==> flow/design.v <==
module alu#(
  parameter WIDTH = 16
) (
  input [WIDTH-1:0] a,
  input [WIDTH-1:0] b,
  input cond,
  input [5:0] sel,
  output [WIDTH-1:0] out
);
assign out = alu(a, b, cond, sel);
function [WIDTH-1:0] alu(
  input [WIDTH-1:0] a,
  input [WIDTH-1:0] b,
  input cond,
  input [5:0] sel);
begin
  logic [WIDTH-1:0] add;
  logic [WIDTH:0] sub;
  logic of;
  logic zf;
  logic sf;  
  logic lt;  
  logic cf;  
  logic signed [WIDTH-1:0] sb;
  add = b + a;
  sub = b - a;
  of = is_overflow(a[15], b[15], sub[15]);
  zf = sub == {WIDTH{1'b0}};
  sf = sub[15];
  lt = sf ^ of;
  cf = sub[16];
  sb = b;
  casex (sel)
    6'b0000xx: alu = a + sel[1:0];
    6'b000100: alu = ~a;
    6'b0001x1: alu = a ^ 16'h8000;
    6'b000110: alu = a | (a[7] ? 16'hff00 : 16'd0);
    6'b001xxx: alu = b;
    6'b010000: alu = b & a;
    6'b010001: alu = b | a;
    6'b01001x: alu = b ^ a;
    6'b010100: alu = b >> a;
    6'b010101: alu = sb >>> a;
    6'b010110: alu = b << a;
    6'b100000: alu = add;
    6'b100001: alu = sub;
    6'b100010: alu = b * a;
    6'b101000: alu = {{WIDTH-1{1'b0}}, zf};
    6'b101001: alu = {{WIDTH-1{1'b0}}, ~zf};
    6'b101010: alu = lt;
    6'b101011: alu = lt | zf;
    6'b101100: alu = cf;
    6'b101101: alu = cf | zf;
    6'b11xxx0: alu = cond ? a : add;
    6'b11xxx1: alu = cond ? add : a;
    default:   alu = {WIDTH{1'b0}};
  endcase
end
endfunction
function is_overflow(input a, input b, input b_sub_a);
begin
  is_overflow = (b & ~a & ~b_sub_a) | (~b & a & b_sub_a);
end
endfunction
endmodule
module stack#(
  parameter WIDTH = 16,
  parameter DEPTH = 16
) (
  input rst,
  input clk,
  input pop,
  input push,
  input load,
  input [WIDTH-1:0] data_in,
  output [WIDTH-1:0] data0,
  output [WIDTH-1:0] data1
);
logic [WIDTH-1:0] data[0:DEPTH-1];
assign data0 = data[0];
assign data1 = data[1];
integer i;
always @(posedge clk, posedge rst) begin
  if (rst)
    for (i = 0; i < DEPTH; i = i+1) data[i] <= {WIDTH{1'b0}};
  else begin
    if (load)
      data[0] <= data_in;
    else if (pop)
      data[0] <= data[1];
    else if (push)
      data[0] <= {WIDTH{1'b0}};
    if (pop) begin
      for (i = 1; i < DEPTH-1; i = i+1) data[i] <= data[i + 1];
      data[DEPTH-1] <= {WIDTH{1'b0}};
    end
    else if (push) begin
      for (i = 1; i < DEPTH; i = i+1) data[i] <= data[i - 1];
    end
  end
end
endmodule
module signalizer(
  input rst,
  input clk,
  output phase_decode,
  output phase_exec,
  output phase_rdmem,
  output phase_fetch
);
logic reg1, reg2;
assign phase_decode = ~reg1 & ~reg2;
assign phase_exec   =  reg1 & ~reg2;
assign phase_rdmem  =  reg1 &  reg2;
assign phase_fetch  = ~reg1 &  reg2;
always @(posedge clk, posedge rst) begin
  if (rst) begin
    reg1 <= 1'b1;
    reg2 <= 1'b1;
  end else begin
    reg1 <= ~reg2;
    reg2 <= reg1;
  end
end
endmodule
module decoder(
  input [17:0] insn,
  output sign,
  output [15:0] imm_mask,
  output [2:0] src_a,
  output [1:0] src_b,
  output [5:0] alu_sel,
  output wr_stk1,
  output pop,
  output push,
  output load_stk,
  output load_fp,
  output load_gp,
  output load_ip,
  output load_isr,
  output cpop,
  output cpush,
  output byt,
  output dmem_ren,
  output dmem_wen,
  output set_ien, clear_ien,
  output call,
  output pmem_wenh, pmem_wenl
);
assign imm_mask = calc_imm_mask(insn[17:14]);
assign {sign, src_a, src_b, alu_sel,
  load_stk, load_fp, load_gp, load_ip, load_isr,
  push, pop, cpush, cpop,
  wr_stk1, byt, dmem_ren, dmem_wen,
  set_ien, clear_ien, call, pmem_wenh, pmem_wenl} = decode(insn);
function [29:0] decode(input [17:0] insn);
  logic sign;
  logic [2:0] src_a;
  logic [1:0] pp;
  logic [4:0] load;
  sign = insn[11];
  src_a = {1'b0, insn[13:12]};
  pp = insn[7:6];
  load = src_a === 3'h3;
  decode = 30'd0;
  casex (insn)
    18'b11_xxxx_xxxx_xxxx_xxxx:  
      decode = {1'b0, 3'h0, 2'h1,  6'h0f,     18'b10000_1000_0000_00_000};
    18'b00_00xx_xxxx_xxxx_xxxx:  
      decode = {sign, 3'h3,   2'h1,  6'h20,   18'b00010_0010_0000_00_100};
    18'b00_0100_xxxx_xxxx_xxxx:  
      decode = {sign, 3'h3,   2'h1,  6'h20,   18'b00010_0000_0000_00_000};
    18'b00_0101_xxxx_xxxx_xxxx:  
      decode = {sign, src_a, 2'h1,  6'h20,   18'b01000_0000_0000_00_000};
    18'b00_0110_xxxx_xxxx_xxxx:  
      decode = {sign, 3'h3,   2'h1,  6'h30,  18'b00010_0100_0000_00_000};
    18'b00_1000_xxxx_xxxx_xxxx:  
      decode = {1'b0, src_a, 2'h1,  6'h0f,     18'b10000_1000_0110_00_000};
    18'b00_10xx_xxxx_xxxx_xxxx:  
      decode = {1'b0, src_a, 2'h1,  6'h20,   18'b10000_1000_0110_00_000};
    18'b00_1100_xxxx_xxxx_xxxx:  
      decode = {1'b0, src_a, 2'h1,  6'h0f,     18'b00000_0100_0101_00_000};
    18'b00_11xx_xxxx_xxxx_xxxx:  
      decode = {1'b0, src_a, 2'h1,  6'h20,   18'b00000_0100_0101_00_000};
    18'b01_0000_xxxx_xxxx_xxx0:  
      decode = {1'b0, src_a, 2'h1,  6'h0f,     18'b10000_1000_0010_00_000};
    18'b01_00xx_xxxx_xxxx_xxx0:  
      decode = {1'b0, src_a, 2'h1,  6'h20,   18'b10000_1000_0010_00_000};
    18'b01_0000_xxxx_xxxx_xxx1:  
      decode = {1'b0, src_a, 2'h1,  6'h0f,     18'b00000_0100_0001_00_000};
    18'b01_00xx_xxxx_xxxx_xxx1:  
      decode = {1'b0, src_a, 2'h1,  6'h20,   18'b00000_0100_0001_00_000};
    18'b01_01xx_xxxx_xxxx_xxxx:  
      decode = {1'b0, src_a, 2'h1,  6'h20,   18'b10000_1000_0000_00_000};
    18'b01_11xx_0xxx_xxxx_xxxx:  
      decode = {1'b0, 3'h0, 2'h0, insn[5:0],  18'b10000_0000_0000_00_000 | (pp << 11)};
    18'b01_11xx_1xxx_xx00_0x00:  
      decode = {1'b0, 3'h4, 2'h1,  6'h00,     18'b00010_0001_0000_00_000};
    18'b01_11xx_1xxx_xx00_0x01:  
      decode = {1'b0, 3'h0, 2'h1,  6'h00,     18'b00010_0110_0000_00_100};
    18'b01_11xx_1xxx_xx00_0x10:  
      decode = {1'b0, 3'h4, 2'h1,  6'h00,     18'b01000_0001_0000_00_000};
    18'b01_11xx_1xxx_xx00_0x11:  
      decode = {1'b0, 3'h1,   2'h1,  6'h00,     18'b00000_0010_0000_00_000};
    18'b01_11xx_1xxx_xx00_10x0:  
      decode = {1'b0, 3'h0, 2'h1,  6'h00,     18'b10000_0000_0010_00_000};
    18'b01_11xx_1xxx_xx00_1100:  
      decode = {1'b0, 3'h0, 2'h1,  6'h00,     18'b10000_0100_1001_00_000};
    18'b01_11xx_1xxx_xx00_1110:  
      decode = {1'b0, 3'h0, 2'h1,  6'h00,     18'b00000_0100_1001_00_000};
    18'b01_11xx_1xxx_xx00_10x1:  
      decode = {1'b0, 3'h0, 2'h1,  6'h00,     18'b10000_0000_0110_00_000};
    18'b01_11xx_1xxx_xx00_1101:  
      decode = {1'b0, 3'h0, 2'h1,  6'h00,     18'b10000_0100_1101_00_000};
    18'b01_11xx_1xxx_xx00_1111:  
      decode = {1'b0, 3'h0, 2'h1,  6'h00,     18'b00000_0100_1101_00_000};
    18'b01_11xx_1xxx_xxx1_xx0x:  
      decode = {1'b0, 3'h3,   2'h2,  6'h0f,     18'b00010_0010_0000_00_000};
    18'b01_11xx_1xxx_xxx1_xx1x:  
      decode = {1'b0, 3'h4, 2'h1,  6'h00,     18'b00010_0001_0000_10_000};
    18'b01_11xx_1xxx_xx1x_x000:  
      decode = {1'b0, 3'h0, 2'h1,  6'h00,     18'b01000_0100_0000_00_000};
    18'b01_11xx_1xxx_xx1x_x001:  
      decode = {1'b0, 3'h0, 2'h1,  6'h00,     18'b00100_0100_0000_00_000};
    18'b01_11xx_1xxx_xx1x_x010:  
      decode = {1'b0, 3'h0, 2'h1,  6'h00,     18'b00001_0100_0000_00_000};
    18'b01_11xx_1xxx_xx1x_x100:  
      decode = {1'b0, 3'h0, 2'h1,  6'h00,     18'b10000_0100_1000_00_010};
    18'b01_11xx_1xxx_xx1x_x101:  
      decode = {1'b0, 3'h0, 2'h1,  6'h00,     18'b10000_0100_1000_00_001};
  endcase
endfunction
function [15:0] calc_imm_mask(input [3:0] op);
begin
  casex (op)
    4'b11xx: calc_imm_mask = 16'hffff;  
    4'b0000: calc_imm_mask = 16'h3fff;  
    4'b0100: calc_imm_mask = 16'h0ffe;  
    default: calc_imm_mask = 16'h0fff;  
  endcase
end
endfunction
endmodule
module signals(
  input rst,
  input clk,
  input irq,
  input [17:0] insn,
  output sign,
  output [15:0] imm_mask,
  output [2:0] src_a_sel,
  output [1:0] src_b_sel,
  output [5:0] alu_sel,
  output wr_stk1,
  output pop,
  output push,
  output load_stk,
  output load_fp,
  output load_gp,
  output load_ip,
  output load_insn,
  output load_isr,
  output cpop,
  output cpush,
  output byt,
  output dmem_ren,
  output dmem_wen,
  output set_ien, clear_ien,
  output [1:0] phase,
  output pmem_wenh, pmem_wenl
);
logic src_a_fp, src_a_gp, src_a_ip, src_a_cstk;
assign src_a_sel = src_a_fp ? 3'h1
                   : src_a_gp ? 3'h2
                   : src_a_ip ? 3'h3
                   : src_a_cstk ? 3'h4
                   : 3'h0;
assign src_a_fp = phase_half & (insn_src_a === 3'h1) & ~irq_pend;
assign src_a_gp = phase_half & (insn_src_a === 3'h2) & ~irq_pend;
assign src_a_ip = ~phase_half | (insn_src_a === 3'h3) | irq_pend | (insn_call & phase_decode);
assign src_a_cstk = phase_half & (insn_src_a === 3'h4) & ~irq_pend;
assign src_b_sel = irq_pend ? 2'h2 : insn_src_b;
assign alu_sel = phase_exec ? (irq_pend ? 6'h0f : insn_alu_sel) : phase_fetch ? 6'h01 : 6'h00;
assign pop = (insn_pop & ~irq_pend) & phase_exec;
assign push = (insn_push & ~irq_pend) & (insn_dmem_ren ? phase_rdmem : phase_exec);
assign load_stk = (insn_stk & ~irq_pend) & (insn_dmem_ren ? phase_rdmem : phase_exec);
assign load_fp = (insn_fp & ~irq_pend) & phase_exec;
assign load_gp = (insn_gp & ~irq_pend) & phase_exec;
assign load_ip = reload_ip | (phase_fetch & ~irq  );
assign load_insn = phase_fetch;
assign load_isr = (insn_isr & ~irq_pend) & phase_exec;
assign cpop = (insn_cpop & ~irq_pend) & phase_exec;
assign cpush = (insn_cpush | irq_pend) & phase_decode;
assign byt = (insn_byt & ~irq_pend);
assign dmem_ren = phase_rdmem & insn_dmem_ren;
assign dmem_wen = (insn_dmem_wen & ~irq_pend) & phase_exec;
assign set_ien = (insn_set_ien & ~irq_pend) & phase_exec;
assign clear_ien = (insn_clear_ien | irq_pend) & phase_exec;
assign phase = phase_decode ? 2'd0
             : phase_exec ? 2'd1
             : phase_rdmem ? 2'd2 : 2'd3;
assign pmem_wenh = (insn_pmem_wenh & ~irq_pend) & phase_exec;
assign pmem_wenl = (insn_pmem_wenl & ~irq_pend) & phase_exec;
logic phase_decode, phase_exec, phase_rdmem, phase_fetch, irq_pend;
signalizer signalizer(.*);
logic [2:0] insn_src_a;
logic [1:0] insn_src_b;
logic [5:0] insn_alu_sel;
logic insn_pop, insn_push, insn_stk, insn_fp, insn_gp, insn_ip, insn_isr,
  insn_cpop, insn_cpush, insn_byt, insn_dmem_ren, insn_dmem_wen,
  insn_set_ien, insn_clear_ien, insn_call, insn_pmem_wenh, insn_pmem_wenl;
decoder decoder(
  .insn(insn),
  .sign(sign),
  .imm_mask(imm_mask),
  .src_a(insn_src_a),
  .src_b(insn_src_b),
  .alu_sel(insn_alu_sel),
  .wr_stk1(wr_stk1),
  .pop(insn_pop),
  .push(insn_push),
  .load_stk(insn_stk),
  .load_fp(insn_fp),
  .load_gp(insn_gp),
  .load_ip(insn_ip),
  .load_isr(insn_isr),
  .cpop(insn_cpop),
  .cpush(insn_cpush),
  .byt(insn_byt),
  .dmem_ren(insn_dmem_ren),
  .dmem_wen(insn_dmem_wen),
  .set_ien(insn_set_ien),
  .clear_ien(insn_clear_ien),
  .call(insn_call),
  .pmem_wenh(insn_pmem_wenh),
  .pmem_wenl(insn_pmem_wenl)
);
logic reload_ip;
assign reload_ip = (insn_ip | irq_pend) & phase_exec;
logic phase_half;
assign phase_half = phase_decode | phase_exec;
always @(posedge rst, posedge clk) begin
  if (rst)
    irq_pend <= 1'b0;
  else if (phase_fetch)
    irq_pend <= irq;
end
endmodule
module cpu#(
  parameter CLOCK_HZ = 27_000_000
) (
  input  rst,
  input  clk,
  input  irq,
  output dmem_ren,  
  output dmem_wen,  
  output dmem_byt,  
  output [14-1:0] dmem_addr,
  input  [15:0] dmem_rdata,  
  output [15:0] dmem_wdata,  
  output pmem_wenh, pmem_wenl,
  output [14-1:0] pmem_addr,
  input  [17:0] pmem_rdata,  
  output [17:0] pmem_wdata   
);
logic sign, wr_stk1, pop, push,
  load_stk, load_fp, load_gp, load_ip, load_isr, cpop, cpush,
  irq_masked, ien, set_ien, clear_ien, load_insn;
logic [2:0] src_a_sel;
logic [1:0] src_b_sel;
logic [1:0] phase;
logic [5:0] alu_sel;
logic [15:0] stack0, stack1, stack_in, cstack0,
             alu_out, src_a, src_b, imm_mask, dmem_wdata_raw;
logic [15:0] fp, gp, ip, isr;
logic [14-1:0] dmem_addr_d;
logic [17:0] insn;
assign src_a = src_a_sel === 3'h1   ? fp
             : src_a_sel === 3'h2   ? gp
             : src_a_sel === 3'h3   ? ip
             : src_a_sel === 3'h4 ? cstack0
             : stack0;
assign src_b = src_b_sel === 2'd0 ? stack1
               : src_b_sel === 2'd1 ? mask_imm(insn[15:0], imm_mask, sign)
               : isr;
assign stack_in = dmem_ren ? byte_format(dmem_rdata, dmem_byt, dmem_addr_d[0]) : alu_out;
assign dmem_addr = alu_out[14-1:0];
assign dmem_wdata_raw = wr_stk1 ? stack1 : stack0;
assign dmem_wdata = dmem_addr[0] ? {dmem_wdata_raw[7:0], 8'd0} : dmem_wdata_raw;
assign pmem_addr = alu_out[14-1:0];
assign pmem_wdata = {dmem_wdata_raw[1:0], dmem_wdata_raw};
assign irq_masked = ien & irq;
alu alu(
  .a(src_a),
  .b(src_b),
  .cond(stack0[0]),
  .sel(alu_sel),
  .out(alu_out)
);
stack stack(
  .rst(rst),
  .clk(clk),
  .pop(pop),
  .push(push),
  .load(load_stk),
  .data_in(stack_in),
  .data0(stack0),
  .data1(stack1)
);
stack cstack(
  .rst(rst),
  .clk(clk),
  .pop(cpop),
  .push(cpush),
  .load(cpush),
  .data_in(alu_out),
  .data0(cstack0)
);
signals signals(
  .rst(rst),
  .clk(clk),
  .irq(irq_masked),
  .insn(insn),
  .sign(sign),
  .imm_mask(imm_mask),
  .src_a_sel(src_a_sel),
  .src_b_sel(src_b_sel),
  .alu_sel(alu_sel),
  .wr_stk1(wr_stk1),
  .pop(pop),
  .push(push),
  .load_stk(load_stk),
  .load_fp(load_fp),
  .load_gp(load_gp),
  .load_ip(load_ip),
  .load_insn(load_insn),
  .load_isr(load_isr),
  .cpop(cpop),
  .cpush(cpush),
  .byt(dmem_byt),
  .dmem_ren(dmem_ren),
  .dmem_wen(dmem_wen),
  .set_ien(set_ien),
  .clear_ien(clear_ien),
  .phase(phase),
  .pmem_wenh(pmem_wenh),
  .pmem_wenl(pmem_wenl)
);
always @(posedge clk, posedge rst) begin
  if (rst)
    fp <= 16'h4000;
  else if (load_fp)
    fp <= alu_out;
end
always @(posedge clk, posedge rst) begin
  if (rst)
    gp <= 16'h0100;
  else if (load_gp)
    gp <= alu_out;
end
always @(posedge clk, posedge rst) begin
  if (rst)
    ip <= 16'h0;
  else if (load_ip)
    ip <= alu_out;
end
always @(posedge clk, posedge rst) begin
  if (rst)
    isr <= 16'd0;
  else if (load_isr)
    isr <= alu_out;
end
always @(posedge clk, posedge rst) begin
  if (rst)
    insn <= 18'd0;
  else if (load_insn)
    insn <= pmem_rdata;
end
always @(posedge clk, posedge rst) begin
  if (rst)
    dmem_addr_d <= 14'd0;
  else
    dmem_addr_d <= dmem_addr;
end
always @(posedge clk, posedge rst) begin
  if (rst)
    ien <= 1'b1;
  else if (set_ien)
    ien <= 1'b1;
  else if (clear_ien)
    ien <= 1'b0;
end
function [15:0] byte_format(input [15:0] val16, input dmem_byt, input addr1);
begin
  if (~dmem_byt)
    byte_format = val16;
  else begin
    if (addr1)
      byte_format = val16 >> 8;
    else
      byte_format = val16 & 16'h00ff;
  end
end
endfunction
function [15:0] mask_imm(input [15:0] imm16, input [15:0] imm_mask, input sign);
begin
  logic [5:0] sign_bits;
  logic [15:0] masked;
  sign_bits = 6'b111111 ^ imm_mask[15:10];
  masked = imm16 & imm_mask;
  mask_imm = sign ? (masked | (sign_bits << 10)) : masked;
end
endfunction
endmodule
* Tool chain data of cpu
What the tools print for cpu, step after step. Lines are those of the file above, counted from 1. Library cell names are shortened. Not given: -
Set-up: top cpu, clock input clk, cell library sky130hd, corner tt_025C_1v80

* Word-level counts
Yosys after proc, flatten, opt, wreduce and memory -nomap, before mapping. Print and check cells are not counted. Equal cells are merged and count once.
Operators by class: $add $sub $neg 3, multiply operators 1, divide/modulo/power cells 0, $lt $le $gt $ge 0, eq/ne operators 63, shift operators 3, muxes and demuxes 99, bitwise gates (word level) 73, reduce/logical cells 7
Operators by type and width (count):
- two-way mux 16 bit | 79
- case mux 29 bit (select 15 bit) | 1
- case mux 16 bit (select 22 bit) | 1
- multiplier 16 x 16 -> 16 bit | 1
- case mux 30 bit (select 6 bit) | 1
- case mux 29 bit (select 2 bit) | 3
- case mux 25 bit (select 5 bit) | 1
- == test 10 x 9 -> 1 bit (second input constant) | 6
- == test 6 bit (second input constant) | 9
- bitwise OR 16 bit | 3
- case mux 16 bit (select 3 bit) | 1
- == test 9 x 8 -> 1 bit (second input constant) | 5
- bitwise AND 1 bit | 44
- == test 11 x 10 -> 1 bit (second input constant) | 4
- bitwise AND 16 bit | 2
- == test 6 x 3 -> 1 bit (second input constant) | 5
- == test 6 x 5 -> 1 bit (second input constant) | 5
- == test 7 x 6 -> 1 bit (second input constant) | 4
- == test 5 x 4 -> 1 bit (second input constant) | 4
- subtractor 16 x 16 -> 17 bit | 1
- zero test 17 bit | 1
- adder 16 bit | 1
- bitwise XOR 16 bit | 1
- left shift 16 x 16 -> 16 bit | 1
- right shift 16 x 16 -> 16 bit | 1
- >>> shifter 16 x 16 -> 16 bit | 1
- adder 16 x 2 -> 16 bit | 1
- inverter 16 bit | 1
Other operator kinds: 23; their cells: 61.
Word-level totals: bits in registers 599, bits in latches 0, bits in writable memories 0, memory bits (read-only) 0, clocked read ports x word width 0, memories kept 0, input port bits 37, output and inout port bits 67, elaborated cells 291

* Depth
Yosys ltp: most cells in a row. Word level: on the elaborated netlist, between registers, memories and ports. Mapped: between sequential cells and ports; inverters and the memories' decode and read muxes count.
Logic depth: depth after elaboration 28, ABC_AREA 0, gate-level depth with buffers 39, depth with buffers taken out 32

* Netlist
The flow's flattened synthesis, as Yosys stat reports it; memories are mapped. The netlist is that of the ABC_AREA named above (0 if unset); the other value can give another one. Totals and module areas in this step are rounded.
Cell types:
- dfrtp_1 | count 594, total area 1.49E+04 µm²
- nand2_1 | count 1001, total area 3.76E+03 µm²
- mux2i_1 | count 282, total area 2.82E+03 µm²
- o21ai_0 | count 356, total area 1.78E+03 µm²
- nor2_1 | count 444, total area 1.67E+03 µm²
- fa_1 | count 83, total area 1.66E+03 µm²
- a31oi_1 | count 255, total area 1595.28 µm²
- ha_1 | count 84, total area 1.05E+03 µm²
- clkbuf_1 | count 247, total area 927.139 µm²
- a21oi_1 | count 151, total area 755.725 µm²
- inv_1 | count 175, total area 656.88 µm²
- mux2_2 | count 51, total area 574.301 µm²
- xnor2_1 | count 45, total area 394.128 µm²
- buf_4 | count 40, total area 300.288 µm²
- nand3_1 | count 60, total area 300.288 µm²
- nor3_1 | count 60, total area 300.288 µm²
- a211oi_1 | count 32, total area 240.23 µm²
- a21o_1 | count 26, total area 195.187 µm²
Not listed: further types 97, cells in them 545.
Mapped netlist: cells in the netlist 4531, cell area after synthesis 38300 µm², mapped flip-flops 599, buffer cells 358
By module: a second synthesis without flattening, with its own total; a netlist apart from the flattened one above.
Unflattened totals: cells (unflattened synthesis) 4184, area (unflattened synthesis) 39500 µm²
Each row is one instance without its submodules.
Modules:
- stack | times used 2, cells 1112, area 11900 µm²
- alu | times used 1, cells 1247, area 8920 µm²
- cpu | times used 1, cells 524, area 5520 µm²
- decoder | times used 1, cells 130, area 783 µm²
- signals | times used 1, cells 51, area 338 µm²
- signalizer | times used 1, cells 8, area 86.3 µm²

* Timing after synthesis
Path of least setup slack by OpenSTA after synthesis, without wires, with an ideal clock, recovery checks aside; 20% of the period is set as input and as output delay. Where synthesis merged equal registers, the netlist keeps one of their names.
Path after synthesis: path kind register to output, start point register insn[15], end point output dmem_addr[9], clock period 11500 ps, external output delay 2300 ps, arrival 8051 ps, data required time 9200 ps, slack 1149 ps, delay of the path 8051 ps, stages on the path 38, period reached after synthesis 10351 ps
"delay of the path" = arrival - input delay + setup time. At an output port there is no setup time. "stages on the path" counts driving pins, that of a launching flip-flop among them; a cell with two outputs on the path counts twice. "period reached after synthesis" is the clock period less the worst setup slack; recovery checks do not enter. This is arithmetic on one report: input and output delays are still those of the set period (20% each). Between the ends stands the longest chain of elaborated cells between them, by number of cells; it is not shown to be the way that was timed. Of several equally long chains one is given. Each line given opens the expression or statement behind the cell; cells for indexed reads and writes are added by Yosys, which also makes memories of some case tables.
On the way, after synthesis: cell sequence dfrtp_1 buf_6 nor3b_1 a32o_1 o2bb2ai_1 nand4_2 o32ai_1 a31oi_4 inv_2 buf_2 buf_2 buf_2 buf_2 buf_2 nor2_1 fa_1 inv_1 fa_1 (+2 left out) inv_1 fa_1 fa_1 fa_1 inv_1 ha_1 o21ai_0 nand2b_1 xnor2_1 nor2_1 a221oi_1 o2111ai_1 a21oi_1 a21bo_2 a211oi_1 and2_1 inv_1 buf_4, length of the longest elaborated chain 21
Ends and longest elaborated chain, after synthesis:
- start: declaration | line 377 | logic [17:0] insn;
- start: assignment | line 475 | insn <= 18'd0;
- start: assignment | line 477 | insn <= pmem_rdata;
- == test 7 x 6 -> 1 bit | line 166 | casex (insn)
- case mux 29 bit (select 15 bit) | line 166
- case mux 29 bit (select 2 bit) (3 in a row) | line 166
- case mux 30 bit (select 6 bit) | line 166
- case equality test 3 bit | line 281 | assign src_a_cstk = phase_half & (insn_src_a === 3'h4) & ~irq_pend;
- bitwise AND 1 bit (2 in a row) | line 281
- two-way mux 3 bit | line 276 | : src_a_cstk ? 3'h4
- (+4 left out)
- two-way mux 16 bit | line 381 | : src_a_sel === 3'h4 ? cstack0
- two-way mux 16 bit | line 380 | : src_a_sel === 3'h3   ? ip
- two-way mux 16 bit | line 379 | : src_a_sel === 3'h2   ? gp
- two-way mux 16 bit | line 378 | assign src_a = src_a_sel === 3'h1   ? fp
- adder 16 bit | line 25 | add = b + a;
- two-way mux 16 bit | line 55 | 6'b11xxx1: alu = cond ? add : a;
- case mux 16 bit (select 22 bit) | line 33 | casex (sel)
- end: declaration | line 358 | output [14-1:0] dmem_addr,
Some nets on the timed path still bear RTL names; the line given drives or declares the net.
Named nets, after synthesis (line):
- alu.out[9] | 33

* Worst path after layout
From the final timing report of record 1: the path of least setup slack in the routed layout; clock arrival at registers is part of the times. The report prints the path's times to 10 ps; the period is as set.
Path post-layout: path kind register to output, start point register insn[14], end point output dmem_addr[9], clock period 17400 ps, external output delay 3480 ps, arrival 11220 ps, data required time 13920 ps, slack 2700 ps, stages on the path 33
Between the ends stands the longest chain of elaborated cells between them, by number of cells; it is not shown to be the way that was timed. Of several equally long chains one is given.
On the way, post-layout: cell sequence dfrtp_1 and4b_1 a211o_1 o211a_4 o211ai_4 nand3_4 o21ai_0 o311a_1 clkinv_1 nor2_1 fa_1 inv_1 fa_1 inv_1 ha_1 inv_1 fa_1 fa_1 fa_1 inv_1 ha_1 o21ai_0 nand2b_1 xnor2_1 nor2_1 a221oi_1 o2111ai_1 a21oi_1 a21bo_2 a211oi_1 and2_1 inv_1 clkdlybuf4s50_1, length of the longest elaborated chain 21
Ends and longest elaborated chain, post-layout:
- start: declaration | line 377 | logic [17:0] insn;
- start: assignment | line 475 | insn <= 18'd0;
- start: assignment | line 477 | insn <= pmem_rdata;
- == test 7 x 6 -> 1 bit | line 166 | casex (insn)
- case mux 29 bit (select 15 bit) | line 166
- case mux 29 bit (select 2 bit) (3 in a row) | line 166
- case mux 30 bit (select 6 bit) | line 166
- case equality test 3 bit | line 281 | assign src_a_cstk = phase_half & (insn_src_a === 3'h4) & ~irq_pend;
- bitwise AND 1 bit (2 in a row) | line 281
- two-way mux 3 bit | line 276 | : src_a_cstk ? 3'h4
- (+4 left out)
- two-way mux 16 bit | line 381 | : src_a_sel === 3'h4 ? cstack0
- two-way mux 16 bit | line 380 | : src_a_sel === 3'h3   ? ip
- two-way mux 16 bit | line 379 | : src_a_sel === 3'h2   ? gp
- two-way mux 16 bit | line 378 | assign src_a = src_a_sel === 3'h1   ? fp
- adder 16 bit | line 25 | add = b + a;
- two-way mux 16 bit | line 55 | 6'b11xxx1: alu = cond ? add : a;
- case mux 16 bit (select 22 bit) | line 33 | casex (sel)
- end: declaration | line 358 | output [14-1:0] dmem_addr,

Subject: cpu on sky130hd, stored results

Hello all,

Design cpu on sky130hd. What follows are 4 stored runs of the flow, each under its own settings; their order means nothing. The constraints put input and output delay at 20% of the set period each and load the outputs with 0.01 pF.
"period reached" means the clock period less the worst setup slack. The figure is calculated, with input and output delays left at 20% of the set period.
"critical path time" is the time allowed to the run's worst setup path (the clock period less input and output delay, where it has them) less its slack. Clock arrival times count: a late capture clock shortens it, a late launch clock lengthens it.
"power consumption" rests on the timing tool's default activity at the inputs, not on a simulated workload.
"critical path time" is known to 10 ps.
The results are shown rounded.

* Record 1 | settings: CAP_MARGIN 10; CELL_PAD_IN_SITES_DETAIL_PLACEMENT 1; CELL_PAD_IN_SITES_GLOBAL_PLACEMENT 1; CORE_ASPECT_RATIO 1.0; CORE_MARGIN 8; CORE_UTILIZATION 41; GPL_ROUTABILITY_DRIVEN 0; HOLD_SLACK_MARGIN -0.05; MAX_ROUTING_LAYER met4; PLACE_DENSITY_LB_ADDON 0.09; SLEW_MARGIN 25; TNS_END_PERCENT 40; period_ns 17.4 | results: power consumption 0.00904 W; area of the die 103,000 µm²; standard-cell area of the final layout 42,700 µm²; worst hold slack after layout 431 ps; setup slack of the critical path 2,700 ps; final design utilization 0.459; period reached 14,697 ps; critical path time 11,220 ps; critical path kind register to output; area of the synthesized netlist 38,300 µm²
* Record 2 | settings: ABC_AREA 1; CELL_PAD_IN_SITES_DETAIL_PLACEMENT 1; CORE_UTILIZATION 66; CTS_CLUSTER_SIZE 25; GPL_ROUTABILITY_DRIVEN 0; GPL_TIMING_DRIVEN 0; MAX_ROUTING_LAYER met4; MIN_ROUTING_LAYER met1; PLACE_DENSITY 0.46; SETUP_SLACK_MARGIN 0.29; period_ns 6.74; CAP_MARGIN 20; CORE_MARGIN 2; SLEW_MARGIN 20 | no final report: placement broke off with DPL-0033
* Record 3 | settings: CELL_PAD_IN_SITES_DETAIL_PLACEMENT 2; CORE_UTILIZATION 49; GPL_ROUTABILITY_DRIVEN 0; GPL_TIMING_DRIVEN 0; HOLD_SLACK_MARGIN 0.09; MIN_ROUTING_LAYER met2; PLACE_DENSITY 0.46; SETUP_SLACK_MARGIN 3.14; period_ns 11.5; CAP_MARGIN 20; CORE_MARGIN 2; SLEW_MARGIN 20 | no final report: placement broke off with DPL-0033
* Record 4 | settings: CORE_UTILIZATION 40; period_ns 10.4; CAP_MARGIN 20; CORE_MARGIN 2; SLEW_MARGIN 20 | results: final design utilization 0.484; critical path time 8,360 ps; critical path kind register to output; standard-cell area of the final layout 46,000 µm²; area of the die 98,200 µm²; setup slack of the critical path -41 ps; period reached 10,441 ps; worst hold slack after layout 425 ps; area of the synthesized netlist 38,300 µm²; power consumption 0.0173 W

Thanks
